==> flow/design.v <==
package typedefs;
parameter NUM_OPS  = 32;
parameter WIDTH_OP = $clog2(NUM_OPS);
typedef enum logic[WIDTH_OP-1:0] {ALU_ADD , ALU_SUB , ALU_NOT , ALU_AND , ALU_OR , ALU_XOR , ALU_SLL , ALU_SRL , ALU_SLA , ALU_SRA , EQ , GRT , GTU , GTE , LTE , GEU , LEU, ALU_BSL} alu_opcode_t;
typedef enum logic[5:0] {
    ADD   = 6'b000000,
    SUB   = 6'b000001,
    NOT   = 6'b000010,
    AND   = 6'b000011,
    OR    = 6'b000100,
    XOR   = 6'b000101,
    SLL   = 6'b000110,
    SRL   = 6'b000111,
    SRA   = 6'b001000,
    ADDI  = 6'b001001,
    LUI   = 6'b001010,
    ANDI  = 6'b001011,
    ORI   = 6'b001100,
    XORI  = 6'b001101,
    BEQ   = 6'b001110,
    BNE   = 6'b001111,
    BLT   = 6'b010000,
    BGT   = 6'b010001,
    BGE   = 6'b010010,
    BLE   = 6'b010011,
    BLTU  = 6'b010100,
    BGTU  = 6'b010101,
    BGEU  = 6'b010110,
    BLEU  = 6'b010111,
    JAL   = 6'b011000,
    LW    = 6'b011001,
    SW    = 6'b011010,
    LAD   = 6'b011011,
    LOA   = 6'b011100
} opcode_t;
endpackage
module Mux2x1
( 
  input  [15:0] a   ,
  input  [15:0] b   ,
  input  sel ,
  output [15:0] out 
);
logic [15:0] aux;
assign out = aux;
always_comb begin
        aux = (sel == 1'b1) ? b : a;
end
endmodule
module Reg
#(
    parameter WIDTH = 16
)
(
    input  [WIDTH-1:0]  in,
    input               clk,
    input               rst,
    output [WIDTH-1:0]  out
);
logic [WIDTH-1:0] aux;
assign out = aux;
always_ff @(posedge clk or negedge rst) begin
    if (!rst) begin
        aux <= '0;
    end
    else begin
        aux <= in;
    end
end
endmodule
module RegFile
#(
    parameter WIDTH = 16,
    parameter DEPTH = 32,
    parameter ADDR_SIZE = $clog2(DEPTH)
)
(
    input  [ADDR_SIZE-1:0] a1,
    input  [ADDR_SIZE-1:0] a2,
    input  [WIDTH-1:0]     wdata,
    input                  we,
    input                  clk,
    input                  rst,
    output [WIDTH-1:0]     rd1,
    output [WIDTH-1:0]     rd2
);
logic [WIDTH-1:0] file [DEPTH-1:0];  
logic [WIDTH-1:0] out1, out2;
assign rd1 = out1;
assign rd2 = out2;
always_comb begin
	out1 = file[a1];
	out2 = file[a2];
end
always_ff @(negedge clk or negedge rst) begin
    if (!rst) begin
        integer i;
        for (i = 0; i < DEPTH; i = i + 1) begin
            file[i] <= '0;
        end
    end else if (we) begin
        file[a2] <= wdata;
    end
end
endmodule
import typedefs::*;
module ALU
#(
    parameter WIDTH    = 16
)
(
    input  [WIDTH-1:0]    a     ,
    input  [WIDTH-1:0]    b     ,
    input  typedefs::alu_opcode_t       opcode,
    output [WIDTH-1:0]    out   ,
    output                comp
);
logic [WIDTH-1:0] aux_out;
logic             aux_comp;
assign out = aux_out;
assign comp = aux_comp;
always_comb begin
    case (opcode)
        ALU_ADD : begin
            aux_out = (a + b);
            aux_comp = '0;
        end
        ALU_SUB : begin
            aux_out = (a - b);
            aux_comp = '0;
        end
        ALU_NOT : begin
            aux_out = ~a;
            aux_comp = '0;
        end
        ALU_AND : begin
            aux_out = (a & b);
            aux_comp = '0;
        end
        ALU_OR  : begin
            aux_out = (a | b);
            aux_comp = '0;
        end
        ALU_XOR : begin
            aux_out = (a ^ b);
            aux_comp = '0;
        end
        ALU_SLL : begin
            aux_out = (a << b);
            aux_comp = '0;
        end
        ALU_SRL : begin
            aux_out = (a >> b);
            aux_comp = '0;
        end
        ALU_SLA : begin
            aux_out = (a <<< b);
            aux_comp = '0;
        end
        ALU_SRA : begin
            aux_out = (a >>> b);
            aux_comp = '0;
        end
        EQ  : begin
            aux_out = '0;
            aux_comp = (signed'(a) == signed'(b)) ? '1 : '0;
        end
        GRT : begin
            aux_out = '0;
            aux_comp = (signed'(a) > signed'(b)) ? '1 : '0;
        end
        GTU : begin
            aux_out = '0;
            aux_comp = (a > b) ? '1 : '0;
        end
        GTE : begin
            aux_out = '0;
            aux_comp = (signed'(a) >= signed'(b)) ? '1 : '0;
        end
        LTE : begin
            aux_out = '0;
            aux_comp = (signed'(a) <= signed'(b)) ? '1 : '0;
        end
        GEU : begin
            aux_out = '0;
            aux_comp = (a >= b) ? '1 : '0;
        end
        LEU : begin
            aux_out = '0;
            aux_comp = (a <= b) ? '1 : '0;
        end
		  ALU_BSL : begin		 
            aux_out = (b << 8);
            aux_comp = '0;
        end
        default : begin
            aux_out = '0;
            aux_comp = '0;
        end
    endcase
end
endmodule
import typedefs::*;
module Controller
(
    input  logic        clk       ,
    input  typedefs::opcode_t     op        ,
    input  logic        comp      ,
    output logic        sel_PC    ,
    output logic        sum_imm   ,
    output logic        store_pc  ,
    output logic        reg_we    ,
    output logic        alu_imm   ,
    output typedefs::alu_opcode_t alu_ctrl  ,
    output logic        alu_bypass,
	 output logic			alu_feedback_in,
    output logic        mem_we    ,
    output logic        mem_bypass
);
always_comb begin
    case(op)
        ADD  : begin
            sel_PC     = '0;
            sum_imm    = '0;
            store_pc   = '0;
            reg_we     = '0;
            alu_imm    = '0;
            alu_ctrl   = ALU_ADD;
            alu_bypass = '0;
				alu_feedback_in = '0;
            mem_we     = '0;
            mem_bypass = '0;        
        end
        SUB  : begin
            sel_PC     = '0;
            sum_imm    = '0;
            store_pc   = '0;
            reg_we     = '0;
            alu_imm    = '0;
            alu_ctrl   = ALU_SUB;
            alu_bypass = '0;
				alu_feedback_in = '0;
            mem_we     = '0;
            mem_bypass = '0;        
        end
        NOT : begin
            sel_PC     = '0;
            sum_imm    = '0;
            store_pc   = '0;
            reg_we     = '0;
            alu_imm    = '0;
            alu_ctrl   = ALU_NOT;
            alu_bypass = '0;
				alu_feedback_in = '0;
            mem_we     = '0;
            mem_bypass = '0;        
        end
        AND  : begin
            sel_PC     = '0;
            sum_imm    = '0;
            store_pc   = '0;
            reg_we     = '0;
            alu_imm    = '0;
            alu_ctrl   = ALU_AND;
            alu_bypass = '0;
				alu_feedback_in = '0;
            mem_we     = '0;
            mem_bypass = '0;        
        end
        OR   : begin
            sel_PC     = '0;
            sum_imm    = '0;
            store_pc   = '0;
            reg_we     = '0;
            alu_imm    = '0;
            alu_ctrl   = ALU_OR;
            alu_bypass = '0;
				alu_feedback_in = '0;
            mem_we     = '0;
            mem_bypass = '0;        
        end
        XOR  : begin
            sel_PC     = '0;
            sum_imm    = '0;
            store_pc   = '0;
            reg_we     = '0;
            alu_imm    = '0;
            alu_ctrl   = ALU_XOR;
            alu_bypass = '0;
				alu_feedback_in = '0;
            mem_we     = '0;
            mem_bypass = '0;        
        end
        SLL  : begin
            sel_PC     = '0;
            sum_imm    = '0;
            store_pc   = '0;
            reg_we     = '0;
            alu_imm    = '0;
            alu_ctrl   = ALU_SLL;
            alu_bypass = '0;
				alu_feedback_in = '0;
            mem_we     = '0;
            mem_bypass = '0;        
        end
        SRL  : begin
            sel_PC     = '0;
            sum_imm    = '0;
            store_pc   = '0;
            reg_we     = '0;
            alu_imm    = '0;
            alu_ctrl   = ALU_SRL;
            alu_bypass = '0;
				alu_feedback_in = '0;
            mem_we     = '0;
            mem_bypass = '0;        
        end
        SRA  : begin
            sel_PC     = '0;
            sum_imm    = '0;
            store_pc   = '0;
            reg_we     = '0;
            alu_imm    = '0;
            alu_ctrl   = ALU_SRA;
            alu_bypass = '0;
				alu_feedback_in = '0;
            mem_we     = '0;
            mem_bypass = '0;        
        end
        ADDI : begin
            sel_PC     = '0;
            sum_imm    = '0;
            store_pc   = '0;
            reg_we     = '0;
            alu_imm    = '1;
            alu_ctrl   = ALU_ADD;
            alu_bypass = '0;
				alu_feedback_in = '1;
            mem_we     = '0;
            mem_bypass = '0;        
        end
        LUI  : begin
            sel_PC     = '0;
            sum_imm    = '0;
            store_pc   = '0;
            reg_we     = '0;
            alu_imm    = '1;
            alu_ctrl   = ALU_BSL;
            alu_bypass = '0;
				alu_feedback_in = '0;
            mem_we     = '0;
            mem_bypass = '0;        
        end
        ANDI : begin
            sel_PC     = '0;
            sum_imm    = '0;
            store_pc   = '0;
            reg_we     = '0;
            alu_imm    = '1;
            alu_ctrl   = ALU_AND;
            alu_bypass = '0;
				alu_feedback_in = '1;
            mem_we     = '0;
            mem_bypass = '0;        
        end
        ORI  : begin
            sel_PC     = '0;
            sum_imm    = '0;
            store_pc   = '0;
            reg_we     = '0;
            alu_imm    = '1;
            alu_ctrl   = ALU_OR;
            alu_bypass = '0;
				alu_feedback_in = '1;
            mem_we     = '0;
            mem_bypass = '0;        
        end
        XORI : begin
            sel_PC     = '0;
            sum_imm    = '0;
            store_pc   = '0;
            reg_we     = '0;
            alu_imm    = '1;
            alu_ctrl   = ALU_XOR;
            alu_bypass = '0;
				alu_feedback_in = '1;
            mem_we     = '0;
            mem_bypass = '0;        
        end
        BEQ  : begin
            sel_PC     = '0;
            if(comp == '1) 
                sum_imm = '1;
            else
                sum_imm = '0;
            store_pc   = '0;
            reg_we     = '0;
            alu_imm    = '0;
            alu_ctrl   = EQ;
				alu_feedback_in = '0;
            alu_bypass = '0;
            mem_we     = '0;
            mem_bypass = '0;
        end
        BNE  : begin
            sel_PC     = '0;
            if(comp == '0) 
                sum_imm = '1;
            else
                sum_imm = '0;
            store_pc   = '0;
            reg_we     = '0;
            alu_imm    = '0;
            alu_ctrl   = EQ;
				alu_feedback_in = '0;
            alu_bypass = '0;
            mem_we     = '0;
            mem_bypass = '0;
        end
        BGT  : begin
            sel_PC     = '0;
            if(comp == '1) 
                sum_imm = '1;
            else
                sum_imm = '0;
            store_pc   = '0;
            reg_we     = '0;
            alu_imm    = '0;
            alu_ctrl   = GRT;
				alu_feedback_in = '0;
            alu_bypass = '0;
            mem_we     = '0;
            mem_bypass = '0;
        end
        BLT  : begin
            sel_PC     = '0;
            if(comp == '0) 
                sum_imm = '1;
            else
                sum_imm = '0;
            store_pc   = '0;
            reg_we     = '0;
            alu_imm    = '0;
            alu_ctrl   = GRT;
				alu_feedback_in = '0;
            alu_bypass = '0;
            mem_we     = '0;
            mem_bypass = '0;
        end
        BGE  : begin
            sel_PC     = '0;
            if(comp == '1) 
                sum_imm = '1;
            else
                sum_imm = '0;
            store_pc   = '0;
            reg_we     = '0;
            alu_imm    = '0;
            alu_ctrl   = GTE;
				alu_feedback_in = '0;
            alu_bypass = '0;
            mem_we     = '0;
            mem_bypass = '0;
        end
        BLE : begin
            sel_PC     = '0;
            if(comp == '1) 
                sum_imm = '1;
            else
                sum_imm = '0;
            store_pc   = '0;
            reg_we     = '0;
            alu_imm    = '0;
            alu_ctrl   = LTE;
				alu_feedback_in = '0;
            alu_bypass = '0;
            mem_we     = '0;
            mem_bypass = '0;
        end
        BGTU : begin
            sel_PC     = '0;
            if(comp == '1) 
                sum_imm = '1;
            else
                sum_imm = '0;
            store_pc   = '0;
            reg_we     = '0;
            alu_imm    = '0;
            alu_ctrl   = GTU;
				alu_feedback_in = '0;
            alu_bypass = '0;
            mem_we     = '0;
            mem_bypass = '0;
        end
        BLTU : begin
            sel_PC     = '0;
            if(comp == '0) 
                sum_imm = '1;
            else
                sum_imm = '0;
            store_pc   = '0;
            reg_we     = '0;
            alu_imm    = '0;
            alu_ctrl   = GTU;
				alu_feedback_in = '0;
            alu_bypass = '0;
            mem_we     = '0;
            mem_bypass = '0;
        end
        BGEU : begin
            sel_PC     = '0;
            if(comp == '1) 
                sum_imm = '1;
            else
                sum_imm = '0;
            store_pc   = '0;
            reg_we     = '0;
            alu_imm    = '0;
            alu_ctrl   = GEU;
				alu_feedback_in = '0;
            alu_bypass = '0;
            mem_we     = '0;
            mem_bypass = '0;
        end
        BLEU : begin
            sel_PC     = '0;
            if(comp == '1) 
                sum_imm = '1;
            else
                sum_imm = '0;
            store_pc   = '0;
            reg_we     = '0;
            alu_imm    = '0;
            alu_ctrl   = LEU;
				alu_feedback_in = '0;
            alu_bypass = '0;
            mem_we     = '0;
            mem_bypass = '0;
        end
        JAL  : begin
            sel_PC     = '1;
            sum_imm    = '0;
            store_pc   = '1;
            reg_we     = '1;
            alu_imm    = '0;
            alu_ctrl   = ALU_ADD;
            alu_bypass = '0;
				alu_feedback_in = '0;
            mem_we     = '0;
            mem_bypass = '0;
        end
        LW   : begin
            sel_PC     = '0;
            sum_imm    = '0;
            store_pc   = '0;
            reg_we     = '1;
            alu_imm    = '0;
            alu_ctrl   = ALU_ADD;
            alu_bypass = '0;
				alu_feedback_in = '0;
            mem_we     = '0;
            mem_bypass = '0;
        end
        SW   : begin
            sel_PC     = '0;
            sum_imm    = '0;
            store_pc   = '0;
            reg_we     = '0;
            alu_imm    = '0;
            alu_ctrl   = ALU_ADD;
            alu_bypass = '0;
				alu_feedback_in = '0;
            mem_we     = '1;
            mem_bypass = '0;
        end
        LAD  : begin
            sel_PC     = '0;
            sum_imm    = '0;
            store_pc   = '0;
            reg_we     = '1;
            alu_imm    = '0;
            alu_ctrl   = ALU_ADD;
            alu_bypass = '0;
				alu_feedback_in = '0;
            mem_we     = '0;
            mem_bypass = '1;
        end
        LOA  : begin
            sel_PC     = '0;
            sum_imm    = '0;
            store_pc   = '0;
            reg_we     = '0;
            alu_imm    = '0;
            alu_ctrl   = ALU_ADD;
            alu_bypass = '1;
				alu_feedback_in = '0;
            mem_we     = '0;
            mem_bypass = '0;
        end
        default : begin
            sel_PC     = '0;
            sum_imm    = '0;
            store_pc   = '0;
            reg_we     = '0;
            alu_imm    = '0;
            alu_ctrl   = ALU_ADD;
            alu_bypass = '0;
				alu_feedback_in = '0;
            mem_we     = '0;
            mem_bypass = '0;
        end
    endcase
end
endmodule
import typedefs::*;
module SingleCycle_Top
(
	input				CLK	,
	input				RST	,
	output [9:0]	IMEM_ADDR	,
	input	 [15:0]	IMEM_RDATA	,
	output [9:0]	DMEM_ADDR	,
	output [15:0]	DMEM_WDATA	,
	output			DMEM_WE		,
	input	 [15:0]	DMEM_RDATA
);
	wire [15:0] sel_pc_out;
	wire [15:0] pc_out;
	wire [15:0] im_out;
	wire [15:0] alu_in;
	wire [15:0] rd1;
	wire [15:0] rd2;
	wire [15:0] alu_imm_out;
	wire [15:0] alu_out;
	wire [15:0] alu_bypass_out;
	wire [15:0] aux_out;
	wire [15:0] mem_out;
	wire [15:0] mem_bypass_out;
	wire [15:0] store_pc_out;
	wire [15:0] sum_imm_out;
	wire               comp;
	wire               sel_pc;    
	wire               sum_imm;   
	wire               store_pc;  
	wire               reg_we;    
	wire               alu_imm;   
	typedefs::alu_opcode_t alu_ctrl;  
	wire               alu_bypass;
	wire					 alu_feedback_in;
	wire               mem_we;    
	wire               mem_bypass;
	Controller control_block(
		.clk(CLK), 
		.op(typedefs::opcode_t'(im_out[15:10])), 
		.comp(comp), 
		.sel_PC(sel_pc), 
		.sum_imm(sum_imm), 
		.store_pc(store_pc), 
		.reg_we(reg_we), 
		.alu_imm(alu_imm), 
		.alu_ctrl(alu_ctrl), 
		.alu_bypass(alu_bypass),
		.alu_feedback_in(alu_feedback_in),
		.mem_we(mem_we), 
		.mem_bypass(mem_bypass)
	);
	Mux2x1 feedback_mux(
		.a(rd1), 
		.b(aux_out), 
		.sel(alu_feedback_in), 
		.out(alu_in)
	);
	Mux2x1 pc_mux(
		.a(pc_out + sum_imm_out), 
		.b(aux_out), 
		.sel(sel_pc), 
		.out(sel_pc_out)
	);
	Mux2x1 sum_imm_mux(
		.a(16'h1), 
		.b(aux_out), 
		.sel(sum_imm), 
		.out(sum_imm_out)
	);
	Reg pc(
		.in(sel_pc_out), 
		.clk(CLK),
		.rst(RST), 
		.out(pc_out)
	);
	assign IMEM_ADDR = pc_out[9:0];
	assign im_out    = IMEM_RDATA;
	RegFile reg_file(
		.a1(im_out[9:5]), 
		.a2(im_out[4:0]), 
		.wdata(store_pc_out), 
		.we(reg_we), 
		.clk(CLK),
		.rst(RST),
		.rd1(rd1), 
		.rd2(rd2)
	);
	Mux2x1 alu_imm_mux(
		.a(rd2), 
		.b({8'h0, im_out[7:0]}), 
		.sel(alu_imm), 
		.out(alu_imm_out)
	);
	ALU my_alu(
		.a(alu_in), 
		.b(alu_imm_out), 
		.opcode(alu_ctrl), 
		.out(alu_out), 
		.comp(comp)
	);
	Mux2x1 alu_bypass_mux(
		.a(alu_out), 
		.b(alu_imm_out), 
		.sel(alu_bypass), 
		.out(alu_bypass_out)
	);
	Reg aux(
		.in(alu_bypass_out), 
		.clk(CLK), 
		.rst(RST),
		.out(aux_out)
	);
	assign DMEM_ADDR  = aux_out[9:0];
	assign DMEM_WDATA = rd2;
	assign DMEM_WE    = mem_we;
	assign mem_out    = DMEM_RDATA;
	Mux2x1 mem_bypass_mux(
		.a(mem_out), 
		.b(aux_out), 
		.sel(mem_bypass), 
		.out(mem_bypass_out)
	);
	Mux2x1 store_pc_mux(
		.a(mem_bypass_out), 
		.b(pc_out), 
		.sel(store_pc), 
		.out(store_pc_out)
	);
endmodule
# From RTL to reports: SingleCycle_Top
# Tool output for the design above, in the order of the flow.
# Lines are those of the file above, counted from 1.
# Operators: Yosys type, input widths -> output width; for muxes data width and select width s.
# The mark -- stands for no value.
# setup
top_module,SingleCycle_Top
clock,CLK
library,sky130hd
corner,tt_025C_1v80

# Word level
# Source: Yosys, flattened and elaborated. Widths are those after wreduce. Registers that Yosys merges into a memory's read port (data or address) are not register bits. Print and check cells do not count.
# bits
ff_bits,544
inputBits,34
elab_cells,234
# classes
n_mux,29
n_shift,4
addsub,3
n_eq,108
n_reduce_logical,46
bitwise,4
compare,6
# op_table
cell,n
$pmux 16 s32,2
$pmux 16 s11,1
$eq 5x5->1 const B,34
$eq 5x4->1 const B,24
$mux 16,7
$pmux 5 s16,1
$eq 6x5->1 const B,13
$reduce_and 2->1,32
$eq 5x3->1 const B,12
$eq 6x4->1 const B,8
$add 16x16->16,2
$ge 16x16->1,2
$gt 16x16->1,2
$le 16x16->1,2
$eq 5x2->1 const B,6
$eq 6x3->1 const B,4
$sub 16x16->16,1
$eq 16x16->1,1
$and 16x16->16,1
$or 16x16->16,1
$xor 16x16->16,1
$shl 16x16->16,1
$shr 16x16->16,1
$sshl 16x16->16,1
$sshr 16x16->16,1
$not 16->16,1
$mux 1,16
$eq 5x1->1 const B,3
# Other operator kinds: 10; their cells: 19.

# Logic depth
# Depth = most cells in a row (Yosys ltp): at word level without a register or memory, in the mapped netlist without a sequential cell, where the memories' decode and read muxes count.
# logic_depth
word_depth,12
ABC_AREA,1
ltp_mapped,51

# After synthesis
# Source: synth_stat.txt of the flow (Yosys; design flattened, memories mapped). It holds for the ABC_AREA given above (unset counts as 0); a run with the other value may have another netlist.
# synth_totals
mapped_area_um2,33296.9
cell_count,4805
ff_cells,544
buf_cells,310
# types
type,n,area_total_um2
sky130_fd_sc_hd__dfrtn_1,512,1.28E+04
sky130_fd_sc_hd__nand2_1,1586,5953.21
sky130_fd_sc_hd__o21ai_0,652,3263.13
sky130_fd_sc_hd__nand3_1,343,1.72E+03
sky130_fd_sc_hd__inv_1,370,1.39E+03
sky130_fd_sc_hd__nor2_1,339,1272.47
sky130_fd_sc_hd__nand4_1,143,894.608
sky130_fd_sc_hd__clkbuf_1,234,878.342
sky130_fd_sc_hd__dfrtp_1,32,800.768
sky130_fd_sc_hd__ha_1,63,788.256
sky130_fd_sc_hd__o22ai_1,102,638.112
sky130_fd_sc_hd__a21oi_1,67,335.322
sky130_fd_sc_hd__o2111ai_1,26,227.718
sky130_fd_sc_hd__a221oi_1,25,218.96
sky130_fd_sc_hd__a211oi_1,27,202.694
sky130_fd_sc_hd__o211ai_1,25,187.68
sky130_fd_sc_hd__buf_2,36,180.173
sky130_fd_sc_hd__buf_4,24,180.173
# Not listed: further types 33, cells in them 199.

# Top module SingleCycle_Top; platform sky130hd; tools Yosys and OpenROAD; 4 stored runs in no particular order. Input and output delays are each 20% of the period that was set; the output load is 0.01 pF.
# "fin_power_uw": no workload was simulated; the value follows from the tool's default switching activity.
# Settings: - = not set for that run.
# Among the results, - means that no value is shown for the run.
run,ABC_AREA,CAP_MARGIN,CORE_ASPECT_RATIO,CORE_MARGIN,CORE_UTILIZATION,CTS_CLUSTER_DIAMETER,CTS_CLUSTER_SIZE,GPL_ROUTABILITY_DRIVEN,GPL_TIMING_DRIVEN,HOLD_SLACK_MARGIN,MIN_ROUTING_LAYER,PLACE_DENSITY_LB_ADDON,SLEW_MARGIN,TNS_END_PERCENT,period_ns,CELL_PAD_IN_SITES_DETAIL_PLACEMENT,CELL_PAD_IN_SITES_GLOBAL_PLACEMENT,MAX_ROUTING_LAYER,yosys.chip_area_um2,dieArea_um2,layout_stdcell_area_um2,finish.utilization_pct,worstSetupSlack_ns,fin_tns_ns,ws_hold_ns,fin_power_uw
run A,1,25,1.81,8,57,389,21,0,1,0.27,met2,0.24,30,75,10.8,-,-,-,-,-,-,-,-,-,-,-
run B,-,20,1.54,2,34,-,-,-,0,-,met1,0.26,20,-,17.9,0,-,-,33711.1,101744.0,39098.7,39.7,0.359,0.000,0.437,3372
run C,0,15,1.42,4,24,312,12,0,-,-,-,0.17,30,-,16.0,1,2,met4,33711.1,146615.0,38927.3,27.9,0.580,0.000,0.432,3418
run D,1,25,1.42,8,24,88,77,0,-,-,-,0.17,25,-,16.0,-,2,met4,33296.9,151097.0,38449.4,27.8,0.570,0.000,0.432,3462
# Run A: no results, routing failed with GRT-0116
